==> flow/design.v <==
`timescale 1ns / 1ps
module HalfAdder(
    input a,  
    input b,  
    output f,  
    output carryOut  
    );
    xor(f, a, b);
    and(carryOut, a, b);
endmodule
`timescale 1ns / 1ps
module FullAdder(
    input a,
    input b,
    input carryIn,
    output sum,
    output carryOut
    );
    wire ha1Sum, ha1CarryOut, ha2CarryOut;
    HalfAdder halfAdder1(a, b, ha1Sum, ha1CarryOut);
    HalfAdder halfAdder2(ha1Sum, carryIn, sum, ha2CarryOut);
    or(carryOut, ha1CarryOut, ha2CarryOut);
endmodule
`timescale 1ns / 1ps
module MultiAnd16(
    input [15:0] a,
    input b,
    output [15:0] c
    );
    and(c[0], a[0], b);
    and(c[1], a[1], b);
    and(c[2], a[2], b);
    and(c[3], a[3], b);
    and(c[4], a[4], b);
    and(c[5], a[5], b);
    and(c[6], a[6], b);
    and(c[7], a[7], b);
    and(c[8], a[8], b);
    and(c[9], a[9], b);
    and(c[10], a[10], b);
    and(c[11], a[11], b);
    and(c[12], a[12], b);
    and(c[13], a[13], b);
    and(c[14], a[14], b);
    and(c[15], a[15], b);
endmodule
`timescale 1ns / 1ps
module MultiAdd15(
    input [14:0] a,
    input [14:0] b,
    input [14:0] carryIn,
    output [14:0] sum,
    output [14:0] carryOut
    );
    FullAdder fa0(a[0], b[0], carryIn[0], sum[0], carryOut[0]);  
    FullAdder fa1(a[1], b[1], carryIn[1], sum[1], carryOut[1]);
    FullAdder fa2(a[2], b[2], carryIn[2], sum[2], carryOut[2]);
    FullAdder fa3(a[3], b[3], carryIn[3], sum[3], carryOut[3]);
    FullAdder fa4(a[4], b[4], carryIn[4], sum[4], carryOut[4]);
    FullAdder fa5(a[5], b[5], carryIn[5], sum[5], carryOut[5]);
    FullAdder fa6(a[6], b[6], carryIn[6], sum[6], carryOut[6]);
    FullAdder fa7(a[7], b[7], carryIn[7], sum[7], carryOut[7]);
    FullAdder fa8(a[8], b[8], carryIn[8], sum[8], carryOut[8]);
    FullAdder fa9(a[9], b[9], carryIn[9], sum[9], carryOut[9]);
    FullAdder fa10(a[10], b[10], carryIn[10], sum[10], carryOut[10]);
    FullAdder fa11(a[11], b[11], carryIn[11], sum[11], carryOut[11]);
    FullAdder fa12(a[12], b[12], carryIn[12], sum[12], carryOut[12]);
    FullAdder fa13(a[13], b[13], carryIn[13], sum[13], carryOut[13]);
    FullAdder fa14(a[14], b[14], carryIn[14], sum[14], carryOut[14]);
endmodule
`timescale 1ns / 1ps
module ArrayMultiplier(
    input [15:0] a,
    input [15:0] b,
    output [31:0] f
    );
    wire [15:0] tmpAnd [0:15];
    wire [14:0] tmpSum [0:14];
    wire [14:0] tmpCarry [0:15];
    MultiAnd16 and0(a, b[0], tmpAnd[0]);
    MultiAnd16 and1(a, b[1], tmpAnd[1]);
    MultiAnd16 and2(a, b[2], tmpAnd[2]);
    MultiAnd16 and3(a, b[3], tmpAnd[3]);
    MultiAnd16 and4(a, b[4], tmpAnd[4]);
    MultiAnd16 and5(a, b[5], tmpAnd[5]);
    MultiAnd16 and6(a, b[6], tmpAnd[6]);
    MultiAnd16 and7(a, b[7], tmpAnd[7]);
    MultiAnd16 and8(a, b[8], tmpAnd[8]);
    MultiAnd16 and9(a, b[9], tmpAnd[9]);
    MultiAnd16 and10(a, b[10], tmpAnd[10]);
    MultiAnd16 and11(a, b[11], tmpAnd[11]);
    MultiAnd16 and12(a, b[12], tmpAnd[12]);
    MultiAnd16 and13(a, b[13], tmpAnd[13]);
    MultiAnd16 and14(a, b[14], tmpAnd[14]);
    MultiAnd16 and15(a, b[15], tmpAnd[15]);
    MultiAdd15 add0(tmpAnd[0][15:1], tmpAnd[1][14:0], 15'd0, tmpSum[0], tmpCarry[0]);
    MultiAdd15 add1({tmpAnd[1][15], tmpSum[0][14:1]}, tmpAnd[2][14:0], tmpCarry[0], tmpSum[1], tmpCarry[1]);
    MultiAdd15 add2({tmpAnd[2][15], tmpSum[1][14:1]}, tmpAnd[3][14:0], tmpCarry[1], tmpSum[2], tmpCarry[2]);
    MultiAdd15 add3({tmpAnd[3][15], tmpSum[2][14:1]}, tmpAnd[4][14:0], tmpCarry[2], tmpSum[3], tmpCarry[3]);
    MultiAdd15 add4({tmpAnd[4][15], tmpSum[3][14:1]}, tmpAnd[5][14:0], tmpCarry[3], tmpSum[4], tmpCarry[4]);
    MultiAdd15 add5({tmpAnd[5][15], tmpSum[4][14:1]}, tmpAnd[6][14:0], tmpCarry[4], tmpSum[5], tmpCarry[5]);
    MultiAdd15 add6({tmpAnd[6][15], tmpSum[5][14:1]}, tmpAnd[7][14:0], tmpCarry[5], tmpSum[6], tmpCarry[6]);
    MultiAdd15 add7({tmpAnd[7][15], tmpSum[6][14:1]}, tmpAnd[8][14:0], tmpCarry[6], tmpSum[7], tmpCarry[7]);
    MultiAdd15 add8({tmpAnd[8][15], tmpSum[7][14:1]}, tmpAnd[9][14:0], tmpCarry[7], tmpSum[8], tmpCarry[8]);
    MultiAdd15 add9({tmpAnd[9][15], tmpSum[8][14:1]}, tmpAnd[10][14:0], tmpCarry[8], tmpSum[9], tmpCarry[9]);
    MultiAdd15 add10({tmpAnd[10][15], tmpSum[9][14:1]}, tmpAnd[11][14:0], tmpCarry[9], tmpSum[10], tmpCarry[10]);
    MultiAdd15 add11({tmpAnd[11][15], tmpSum[10][14:1]}, tmpAnd[12][14:0], tmpCarry[10], tmpSum[11], tmpCarry[11]);
    MultiAdd15 add12({tmpAnd[12][15], tmpSum[11][14:1]}, tmpAnd[13][14:0], tmpCarry[11], tmpSum[12], tmpCarry[12]);
    MultiAdd15 add13({tmpAnd[13][15], tmpSum[12][14:1]}, tmpAnd[14][14:0], tmpCarry[12], tmpSum[13], tmpCarry[13]);
    MultiAdd15 add14({tmpAnd[14][15], tmpSum[13][14:1]}, tmpAnd[15][14:0], tmpCarry[13], tmpSum[14], tmpCarry[14]);
    FullAdder add15(tmpSum[14][1], tmpCarry[14][0], 1'b0, f[16], tmpCarry[15][0]);
    FullAdder add16(tmpSum[14][2], tmpCarry[14][1], tmpCarry[15][0], f[17], tmpCarry[15][1]);
    FullAdder add17(tmpSum[14][3], tmpCarry[14][2], tmpCarry[15][1], f[18], tmpCarry[15][2]);
    FullAdder add18(tmpSum[14][4], tmpCarry[14][3], tmpCarry[15][2], f[19], tmpCarry[15][3]);
    FullAdder add19(tmpSum[14][5], tmpCarry[14][4], tmpCarry[15][3], f[20], tmpCarry[15][4]);
    FullAdder add20(tmpSum[14][6], tmpCarry[14][5], tmpCarry[15][4], f[21], tmpCarry[15][5]);
    FullAdder add21(tmpSum[14][7], tmpCarry[14][6], tmpCarry[15][5], f[22], tmpCarry[15][6]);
    FullAdder add22(tmpSum[14][8], tmpCarry[14][7], tmpCarry[15][6], f[23], tmpCarry[15][7]);
    FullAdder add23(tmpSum[14][9], tmpCarry[14][8], tmpCarry[15][7], f[24], tmpCarry[15][8]);
    FullAdder add24(tmpSum[14][10], tmpCarry[14][9], tmpCarry[15][8], f[25], tmpCarry[15][9]);
    FullAdder add25(tmpSum[14][11], tmpCarry[14][10], tmpCarry[15][9], f[26], tmpCarry[15][10]);
    FullAdder add26(tmpSum[14][12], tmpCarry[14][11], tmpCarry[15][10], f[27], tmpCarry[15][11]);
    FullAdder add27(tmpSum[14][13], tmpCarry[14][12], tmpCarry[15][11], f[28], tmpCarry[15][12]);
    FullAdder add28(tmpSum[14][14], tmpCarry[14][13], tmpCarry[15][12], f[29], tmpCarry[15][13]);
    FullAdder add29(tmpAnd[15][15], tmpCarry[14][14], tmpCarry[15][13], f[30], f[31]);
    assign f[0] = tmpAnd[0][0];
    assign f[1] = tmpSum[0][0];
    assign f[2] = tmpSum[1][0];
    assign f[3] = tmpSum[2][0];
    assign f[4] = tmpSum[3][0];
    assign f[5] = tmpSum[4][0];
    assign f[6] = tmpSum[5][0];
    assign f[7] = tmpSum[6][0];
    assign f[8] = tmpSum[7][0];
    assign f[9] = tmpSum[8][0];
    assign f[10] = tmpSum[9][0];
    assign f[11] = tmpSum[10][0];
    assign f[12] = tmpSum[11][0];
    assign f[13] = tmpSum[12][0];
    assign f[14] = tmpSum[13][0];
    assign f[15] = tmpSum[14][0];
endmodule
`timescale 1ns / 1ps
module RippleAdder8(
    input [7:0] a,
    input [7:0] b,
    input carryIn,
    output [7:0] sum,
    output carryOut
    );
    wire tmpCarry [0:6];
    FullAdder fa0(a[0], b[0], carryIn, sum[0], tmpCarry[0]);  
    FullAdder fa1(a[1], b[1], tmpCarry[0], sum[1], tmpCarry[1]);
    FullAdder fa2(a[2], b[2], tmpCarry[1], sum[2], tmpCarry[2]);
    FullAdder fa3(a[3], b[3], tmpCarry[2], sum[3], tmpCarry[3]);
    FullAdder fa4(a[4], b[4], tmpCarry[3], sum[4], tmpCarry[4]);
    FullAdder fa5(a[5], b[5], tmpCarry[4], sum[5], tmpCarry[5]);
    FullAdder fa6(a[6], b[6], tmpCarry[5], sum[6], tmpCarry[6]);
    FullAdder fa7(a[7], b[7], tmpCarry[6], sum[7], carryOut);  
endmodule
`timescale 1ns / 1ps
module Adder32(
    input [31:0] a,
    input [31:0] b,
    output [31:0] sum,
    output carryOut
    );
    wire tmpCarry [0:2];
    RippleAdder8 add0(a[7:0], b[7:0], 1'b0, sum[7:0], tmpCarry[0]);
    RippleAdder8 add1(a[15:8], b[15:8], tmpCarry[0], sum[15:8], tmpCarry[1]);
    RippleAdder8 add2(a[23:16], b[23:16], tmpCarry[1], sum[23:16], tmpCarry[2]);
    RippleAdder8 add3(a[31:24], b[31:24], tmpCarry[2], sum[31:24], carryOut);
endmodule
`timescale 1ns / 1ps
module MACRegister(
    input clk,
    input rst,
    input [1:0] opcode,
    input [15:0] a,
    input [15:0] b,
    output [31:0] dataOut
    );
    reg [31:0] register;
    assign dataOut = register;
    wire [31:0] product;
    wire [31:0] sum;
    ArrayMultiplier multiplier(a, b, product);
    Adder32 adder(register, product, sum);
    always @ (posedge clk) begin
        if (rst)
            register <= 32'd0;
        else case (opcode)
            2'd1:  
                register <= {a, b};
            2'd2:  
                register <= sum;
        endcase
    end
endmodule
# Step by step through the tools: MACRegister
# Tool output for the design above before and after an edit, in the order of the flow.
# Lines under "before" count in the file above, lines under "after" in the edited file.
# "change": "after" minus "before" as printed here. "change_rel_pct": 100 x difference / "before".
# Cell names lack the library's common part.
# Not given: -
dict set report design {
  top_module {MACRegister}
  clk_port {clk}
  cell_library {sky130hd}
  lib_corner {tt_025C_1v80}
}

# The edit
# Unified diff, file above to edited file.
# This change comes from a script, not from a designer. The edited design behaves differently; no optimisation was intended.
# begin of diff
@@ -182,5 +182,7 @@
     );
     reg [31:0] register;
-    assign dataOut = register;
+    reg [31:0] dataOut_ff;
+    always @(posedge clk) dataOut_ff <= register;
+    assign dataOut = dataOut_ff;
     wire [31:0] product;
     wire [31:0] sum;
# end of diff

# Elaborated design
# Source: Yosys, flattened and elaborated, memories not mapped. Widths are those after wreduce. Registers that Yosys merges into a memory's read port (data or address) are not register bits. Print and check cells do not count. Equal cells are merged and count once.
# element before after change change_rel_pct
set bits {}
lappend bits {reg_bits 32 64 32 100.00}
lappend bits {inputBits 36 36 0 0.00}
lappend bits {output_inout_bits 32 32 0 0.00}
lappend bits {word_cells 1567 1568 1 0.06}
# element before after change change_rel_pct
set classes {}
lappend classes {eq_ne 2 2 0 0.00}
lappend classes {n_mux 1 1 0 0.00}
lappend classes {bitwise 1562 1562 0 0.00}
lappend classes {reduce_and_logical 1 1 0 0.00}
# Unchanged operator kinds not shown: 7.

# Depth
# Longest topological path by Yosys (ltp), each cell counted once; first at word level (registers and memories cut), then after technology mapping (sequential cells cut; the memories' decode and read muxes count).
# element before after change change_rel_pct
set depth {}
lappend depth {depth_word 65 65 0 0.00}
lappend depth {ABC_AREA 0 0 - -}
lappend depth {depth_mapped 41 41 0 0.00}
lappend depth {mapped_depth_nobuf 40 40 0 0.00}

# Mapped cells and area
# Source: synth_stat.txt of the flow (Yosys; design flattened, memories mapped). It holds for the ABC_AREA given above (unset counts as 0); a run with the other value may have another netlist.
# cell_type before after change change_rel_pct
set by_type {}
lappend by_type {buf_4 32 0 -32 -100.00}
lappend by_type {dfxtp_1 32 64 32 100.00}
lappend by_type {nor2b_1 6 12 6 100.00}
lappend by_type {nand2_1 92 88 -4 -4.35}
lappend by_type {nor2_1 29 26 -3 -10.34}
lappend by_type {a211o_1 27 24 -3 -11.11}
lappend by_type {a21oi_1 27 24 -3 -11.11}
lappend by_type {a211oi_1 3 6 3 100.00}
lappend by_type {nor3_1 3 6 3 100.00}
lappend by_type {clkbuf_1 42 41 -1 -2.38}
lappend by_type {buf_6 4 5 1 25.00}
lappend by_type {o311ai_0 1 0 -1 -100.00}
lappend by_type {nand3_1 0 1 1 -}
lappend by_type {o211ai_1 0 1 1 -}
# Unchanged cell types not shown: 11.
# element before after change change_rel_pct
set synth_totals {}
lappend synth_totals {mapped_cells 934 934 0 0.00}
lappend synth_totals {yosys_area_um2 9185.1 9604.2 419.1 4.56}
lappend synth_totals {sequential_area_um2 640.6 1281.2 640.6 100.00}
lappend synth_totals {ffs 32 64 32 100.00}
lappend synth_totals {n_buf 83 51 -32 -38.55}
# The figures by module come from a second, unflattened synthesis with its own total; it is not the netlist above.
# element before after change change_rel_pct
set hier_totals {}
lappend hier_totals {cells_unflattened 1234 1266 32 2.59}
lappend hier_totals {hier_area_um2 12064.1 12704.7 640.6 5.31}
# Rows give one instance, submodules left out.
# module n_inst cells area_um2 mod_seq_area_um2
set by_module_before {}
lappend by_module_before {HalfAdder 544 1 12.5 0.0}
lappend by_module_before {MultiAnd16 16 17 126.4 0.0}
lappend by_module_before {FullAdder 272 1 6.3 0.0}
lappend by_module_before {MACRegister 1 144 1526.5 640.6}
lappend by_module_before {Adder32 1 1 3.8 0.0}
lappend by_module_before {ArrayMultiplier 1 1 3.8 0.0}
lappend by_module_before {MultiAdd15 15 0 0.0 0.0}
lappend by_module_before {RippleAdder8 4 0 0.0 0.0}
# module n_inst cells area_um2 mod_seq_area_um2
set by_module_after {}
lappend by_module_after {HalfAdder 544 1 12.5 0.0}
lappend by_module_after {MACRegister 1 176 2167.1 1281.2}
lappend by_module_after {MultiAnd16 16 17 126.4 0.0}
lappend by_module_after {FullAdder 272 1 6.3 0.0}
lappend by_module_after {Adder32 1 1 3.8 0.0}
lappend by_module_after {ArrayMultiplier 1 1 3.8 0.0}
lappend by_module_after {MultiAdd15 15 0 0.0 0.0}
lappend by_module_after {RippleAdder8 4 0 0.0 0.0}

# Worst setup path after synthesis
# OpenSTA on the mapped netlist: ideal clock, no wires. The path of least setup slack (recovery checks aside). Input and output delay are each 20% of the period. Register names are those of the netlist, which keeps one name where synthesis merged equal registers.
# element before after change change_rel_pct
set synth_timing {}
lappend synth_timing {path_type {input to register} {input to register} - -}
lappend synth_timing {start {in b[1]} {in b[1]} - -}
lappend synth_timing {end {reg register[31]} {reg register[30]} - -}
lappend synth_timing {tclk_ns 19.0 19.0 0.0 0.00}
lappend synth_timing {in_delay_ns 3.800 3.800 0.000 0.00}
lappend synth_timing {setup_time_ns 0.106 0.070 -0.036 -}
lappend synth_timing {t_first_pin_ns 3.800 3.800 0.000 0.00}
lappend synth_timing {t_arrival_ns 18.835 18.862 0.027 0.14}
lappend synth_timing {required_ns 18.894 18.930 0.036 0.19}
lappend synth_timing {path_slack_ns 0.059 0.067 0.008 -}
lappend synth_timing {path_delay_ns 15.141 15.132 -0.009 -0.06}
lappend synth_timing {path_stages 38 38 0 0.00}
lappend synth_timing {path_buffers 1 1 0 0.00}
lappend synth_timing {period_less_setup_slack_ns 18.941 18.933 -0.008 -0.04}
# "path_delay_ns" = arrival - input delay + setup time.
# "path_stages" counts driving pins, that of a launching flip-flop among them; a cell with two outputs on the path counts twice.
# "period_less_setup_slack_ns" is the clock period less the worst setup slack; recovery checks do not enter. This is arithmetic on one report: input and output delays are still those of the set period (20% each).
# The rows between start and end are the longest chain of elaborated cells between them; the timing report does not say that the signal goes this way. Where chains are equally long, one stands for them.
# Each line given opens the expression or statement behind the cell; cells for indexed reads and writes are added by Yosys, which also makes memories of some case tables.
# At most two assigning lines are given for a register; there are more.
dict set report synth_between_before {
  path_cell_list {clkbuf_1 -> and2_1 -> ha_1 -> inv_1 -> fa_1 -> inv_1 -> fa_1 -> fa_1 -> fa_1 -> fa_1 -> fa_1 -> fa_1 -> fa_1 -> fa_1 -> fa_1 -> fa_1 -> fa_1 -> fa_1 -> [2 not listed] -> fa_1 -> fa_1 -> fa_1 -> fa_1 -> fa_1 -> fa_1 -> fa_1 -> fa_1 -> fa_1 -> fa_1 -> fa_1 -> fa_1 -> fa_1 -> fa_1 -> fa_1 -> fa_1 -> xor2_1 -> o311ai_0}
  elab_chain_len 65
  cone_cells 1265
  cone_lines 20
  classes_between {1 x mux; 1264 x logic}
}
# element line
set synth_lines_before {}
lappend synth_lines_before {{start: declaration} 180} ;# input [15:0] b,
lappend synth_lines_before {{AND 1 bit} 44} ;# and(c[14], a[14], b);
lappend synth_lines_before {{XOR 1 bit (28 in a row)} 8} ;# xor(f, a, b);
lappend synth_lines_before {{AND 1 bit} 9} ;# and(carryOut, a, b);
lappend synth_lines_before {{OR 1 bit} 22} ;# or(carryOut, ha1CarryOut, ha2CarryOut);
lappend synth_lines_before {{XOR 1 bit (2 in a row)} 8}
lappend synth_lines_before {{AND 1 bit} 9}
lappend synth_lines_before {{OR 1 bit} 22}
lappend synth_lines_before {{[23 not listed]} -}
lappend synth_lines_before {{OR 1 bit} 22}
lappend synth_lines_before {{AND 1 bit} 9}
lappend synth_lines_before {{OR 1 bit} 22}
lappend synth_lines_before {{AND 1 bit} 9}
lappend synth_lines_before {{OR 1 bit} 22}
lappend synth_lines_before {{XOR 1 bit} 8}
lappend synth_lines_before {{parallel mux 32 bit (select 2 bit)} 192} ;# else case (opcode)
lappend synth_lines_before {{end: assignment} 194} ;# register <= {a, b};
lappend synth_lines_before {{end: assignment} 196} ;# register <= sum;
lappend synth_lines_before {{end: declaration} 183} ;# reg [31:0] register;
dict set report synth_between_after {
  path_cell_list {clkbuf_1 -> and2_1 -> ha_1 -> inv_1 -> fa_1 -> inv_1 -> fa_1 -> fa_1 -> fa_1 -> fa_1 -> fa_1 -> fa_1 -> fa_1 -> fa_1 -> fa_1 -> fa_1 -> fa_1 -> fa_1 -> [2 not listed] -> fa_1 -> fa_1 -> fa_1 -> fa_1 -> fa_1 -> fa_1 -> fa_1 -> fa_1 -> fa_1 -> fa_1 -> fa_1 -> fa_1 -> fa_1 -> fa_1 -> fa_1 -> fa_1 -> a211o_1 -> a21oi_1}
  elab_chain_len 63
  cone_cells 1258
  cone_lines 20
  classes_between {1 x mux; 1257 x logic}
}
# element line
set synth_lines_after {}
lappend synth_lines_after {{start: declaration} 180} ;# input [15:0] b,
lappend synth_lines_after {{AND 1 bit} 44} ;# and(c[14], a[14], b);
lappend synth_lines_after {{XOR 1 bit (28 in a row)} 8} ;# xor(f, a, b);
lappend synth_lines_after {{AND 1 bit} 9} ;# and(carryOut, a, b);
lappend synth_lines_after {{OR 1 bit} 22} ;# or(carryOut, ha1CarryOut, ha2CarryOut);
lappend synth_lines_after {{XOR 1 bit (2 in a row)} 8}
lappend synth_lines_after {{AND 1 bit} 9}
lappend synth_lines_after {{OR 1 bit} 22}
lappend synth_lines_after {{[21 not listed]} -}
lappend synth_lines_after {{OR 1 bit} 22}
lappend synth_lines_after {{AND 1 bit} 9}
lappend synth_lines_after {{OR 1 bit} 22}
lappend synth_lines_after {{AND 1 bit} 9}
lappend synth_lines_after {{OR 1 bit} 22}
lappend synth_lines_after {{XOR 1 bit} 8}
lappend synth_lines_after {{parallel mux 32 bit (select 2 bit)} 194} ;# else case (opcode)
lappend synth_lines_after {{end: assignment} 196} ;# register <= {a, b};
lappend synth_lines_after {{end: assignment} 198} ;# register <= sum;
lappend synth_lines_after {{end: declaration} 183} ;# reg [31:0] register;

# Worst path after layout
# From the final timing report of the runs of pair A: the path of least setup slack in the routed layout; clock arrival at registers is part of the times.
# element before after change change_rel_pct
set layout_timing {}
lappend layout_timing {path_type {input to register} {input to register} - -}
lappend layout_timing {start {in b[0]} {in a[14]} - -}
lappend layout_timing {end {reg register[31]} {reg register[30]} - -}
lappend layout_timing {tclk_ns 19.0 19.0 0.0 0.00}
lappend layout_timing {in_delay_ns 3.80 3.80 0.00 0.00}
lappend layout_timing {setup_time_ns 0.09 0.07 -0.02 -}
lappend layout_timing {t_first_pin_ns 3.80 3.80 0.00 0.00}
lappend layout_timing {t_arrival_ns 17.83 17.88 0.05 0.28}
lappend layout_timing {required_ns 19.20 19.28 0.08 0.42}
lappend layout_timing {path_slack_ns 1.36 1.40 0.04 -}
lappend layout_timing {path_stages 40 38 -2 -5.00}
lappend layout_timing {path_buffers 2 1 -1 -50.00}
# The rows between start and end are the longest chain of elaborated cells between them; the timing report does not say that the signal goes this way. Where chains are equally long, one stands for them.
# At most two assigning lines are given for a register; there are more.
dict set report layout_between_before {
  path_cell_list {buf_2 -> buf_12 -> and2_1 -> ha_1 -> inv_1 -> fa_1 -> inv_1 -> fa_2 -> fa_2 -> fa_1 -> fa_2 -> fa_2 -> fa_2 -> fa_2 -> fa_2 -> fa_2 -> fa_2 -> fa_2 -> [4 not listed] -> fa_2 -> fa_2 -> fa_2 -> fa_2 -> fa_2 -> fa_2 -> fa_2 -> fa_2 -> fa_2 -> fa_2 -> fa_2 -> fa_2 -> fa_2 -> fa_2 -> fa_1 -> xor2_1 -> nand4_1 -> o311ai_1}
  elab_chain_len 65
  cone_cells 1264
  cone_lines 20
  classes_between {1 x mux; 1263 x logic}
}
# element line
set layout_lines_before {}
lappend layout_lines_before {{start: declaration} 180} ;# input [15:0] b,
lappend layout_lines_before {{AND 1 bit} 45} ;# and(c[15], a[15], b);
lappend layout_lines_before {{XOR 1 bit (28 in a row)} 8} ;# xor(f, a, b);
lappend layout_lines_before {{AND 1 bit} 9} ;# and(carryOut, a, b);
lappend layout_lines_before {{OR 1 bit} 22} ;# or(carryOut, ha1CarryOut, ha2CarryOut);
lappend layout_lines_before {{XOR 1 bit (2 in a row)} 8}
lappend layout_lines_before {{AND 1 bit} 9}
lappend layout_lines_before {{OR 1 bit} 22}
lappend layout_lines_before {{[23 not listed]} -}
lappend layout_lines_before {{OR 1 bit} 22}
lappend layout_lines_before {{AND 1 bit} 9}
lappend layout_lines_before {{OR 1 bit} 22}
lappend layout_lines_before {{AND 1 bit} 9}
lappend layout_lines_before {{OR 1 bit} 22}
lappend layout_lines_before {{XOR 1 bit} 8}
lappend layout_lines_before {{parallel mux 32 bit (select 2 bit)} 192} ;# else case (opcode)
lappend layout_lines_before {{end: assignment} 194} ;# register <= {a, b};
lappend layout_lines_before {{end: assignment} 196} ;# register <= sum;
lappend layout_lines_before {{end: declaration} 183} ;# reg [31:0] register;
dict set report layout_between_after {
  path_cell_list {buf_2 -> and2_1 -> ha_1 -> inv_1 -> fa_1 -> inv_1 -> fa_1 -> fa_2 -> fa_1 -> fa_1 -> fa_1 -> fa_2 -> fa_2 -> fa_2 -> fa_2 -> fa_2 -> fa_1 -> inv_1 -> [2 not listed] -> fa_2 -> fa_2 -> fa_2 -> fa_2 -> fa_2 -> fa_2 -> fa_2 -> fa_2 -> fa_2 -> fa_2 -> fa_2 -> fa_2 -> fa_2 -> fa_2 -> fa_2 -> fa_1 -> a211o_1 -> a21oi_1}
  elab_chain_len 63
  cone_cells 816
  cone_lines 5
  classes_between {1 x mux; 815 x logic}
}
# element line
set layout_lines_after {}
lappend layout_lines_after {{start: declaration} 179} ;# input [15:0] a,
lappend layout_lines_after {{AND 1 bit} 44} ;# and(c[14], a[14], b);
lappend layout_lines_after {{XOR 1 bit (28 in a row)} 8} ;# xor(f, a, b);
lappend layout_lines_after {{AND 1 bit} 9} ;# and(carryOut, a, b);
lappend layout_lines_after {{OR 1 bit} 22} ;# or(carryOut, ha1CarryOut, ha2CarryOut);
lappend layout_lines_after {{XOR 1 bit (2 in a row)} 8}
lappend layout_lines_after {{AND 1 bit} 9}
lappend layout_lines_after {{OR 1 bit} 22}
lappend layout_lines_after {{[21 not listed]} -}
lappend layout_lines_after {{OR 1 bit} 22}
lappend layout_lines_after {{AND 1 bit} 9}
lappend layout_lines_after {{OR 1 bit} 22}
lappend layout_lines_after {{AND 1 bit} 9}
lappend layout_lines_after {{OR 1 bit} 22}
lappend layout_lines_after {{XOR 1 bit} 8}
lappend layout_lines_after {{parallel mux 32 bit (select 2 bit)} 194} ;# else case (opcode)
lappend layout_lines_after {{end: assignment} 196} ;# register <= {a, b};
lappend layout_lines_after {{end: assignment} 198} ;# register <= sum;
lappend layout_lines_after {{end: declaration} 183} ;# reg [31:0] register;

# Flow runs
# Both versions went through the flow (Yosys, OpenROAD) with the same settings in each pair. Constraints: input delay and output delay 20% of the set period each, output load 0.01 pF.
dict set report flow_settings_pair_A {
  CORE_UTILIZATION 40
  SETUP_SLACK_MARGIN 1.0
  period_ns 19.0
  CAP_MARGIN 20
  CORE_MARGIN 2
  SLEW_MARGIN 20
}
# element before after change change_rel_pct
set measured_pair_A {}
lappend measured_pair_A {ys_area_um2 9185.1 9604.2 419.1 4.56}
lappend measured_pair_A {total_die_area_um2 24191.1 25266.7 1075.6 4.45}
lappend measured_pair_A {layout_utilization_pct 45.1 46.7 1.6 -}
lappend measured_pair_A {worst_setup_slack_ns 1.365 1.396 0.031 -}
lappend measured_pair_A {setup_tns_ns 0.000 0.000 0.000 -}
lappend measured_pair_A {final_hold_ws_ns 0.480 0.352 -0.128 -}
dict set report flow_settings_pair_B {
  CELL_PAD_IN_SITES_GLOBAL_PLACEMENT 1
  CORE_ASPECT_RATIO 1.38
  CORE_UTILIZATION 54
  CTS_CLUSTER_DIAMETER 390
  CTS_CLUSTER_SIZE 88
  PLACE_DENSITY 0.81
  SETUP_SLACK_MARGIN 2.54
  SLEW_MARGIN 35
  TNS_END_PERCENT 75
  period_ns 21.5
  CAP_MARGIN 20
  CORE_MARGIN 2
}
# element before after change change_rel_pct
set measured_pair_B {}
lappend measured_pair_B {ys_area_um2 9185.1 9604.2 419.1 4.56}
lappend measured_pair_B {total_die_area_um2 18082.3 18882.2 799.9 4.42}
lappend measured_pair_B {layout_utilization_pct 58.6 61.3 2.7 -}
lappend measured_pair_B {worst_setup_slack_ns 3.009 3.015 0.006 -}
lappend measured_pair_B {setup_tns_ns 0.000 0.000 0.000 -}
lappend measured_pair_B {final_hold_ws_ns 0.475 0.355 -0.120 -}
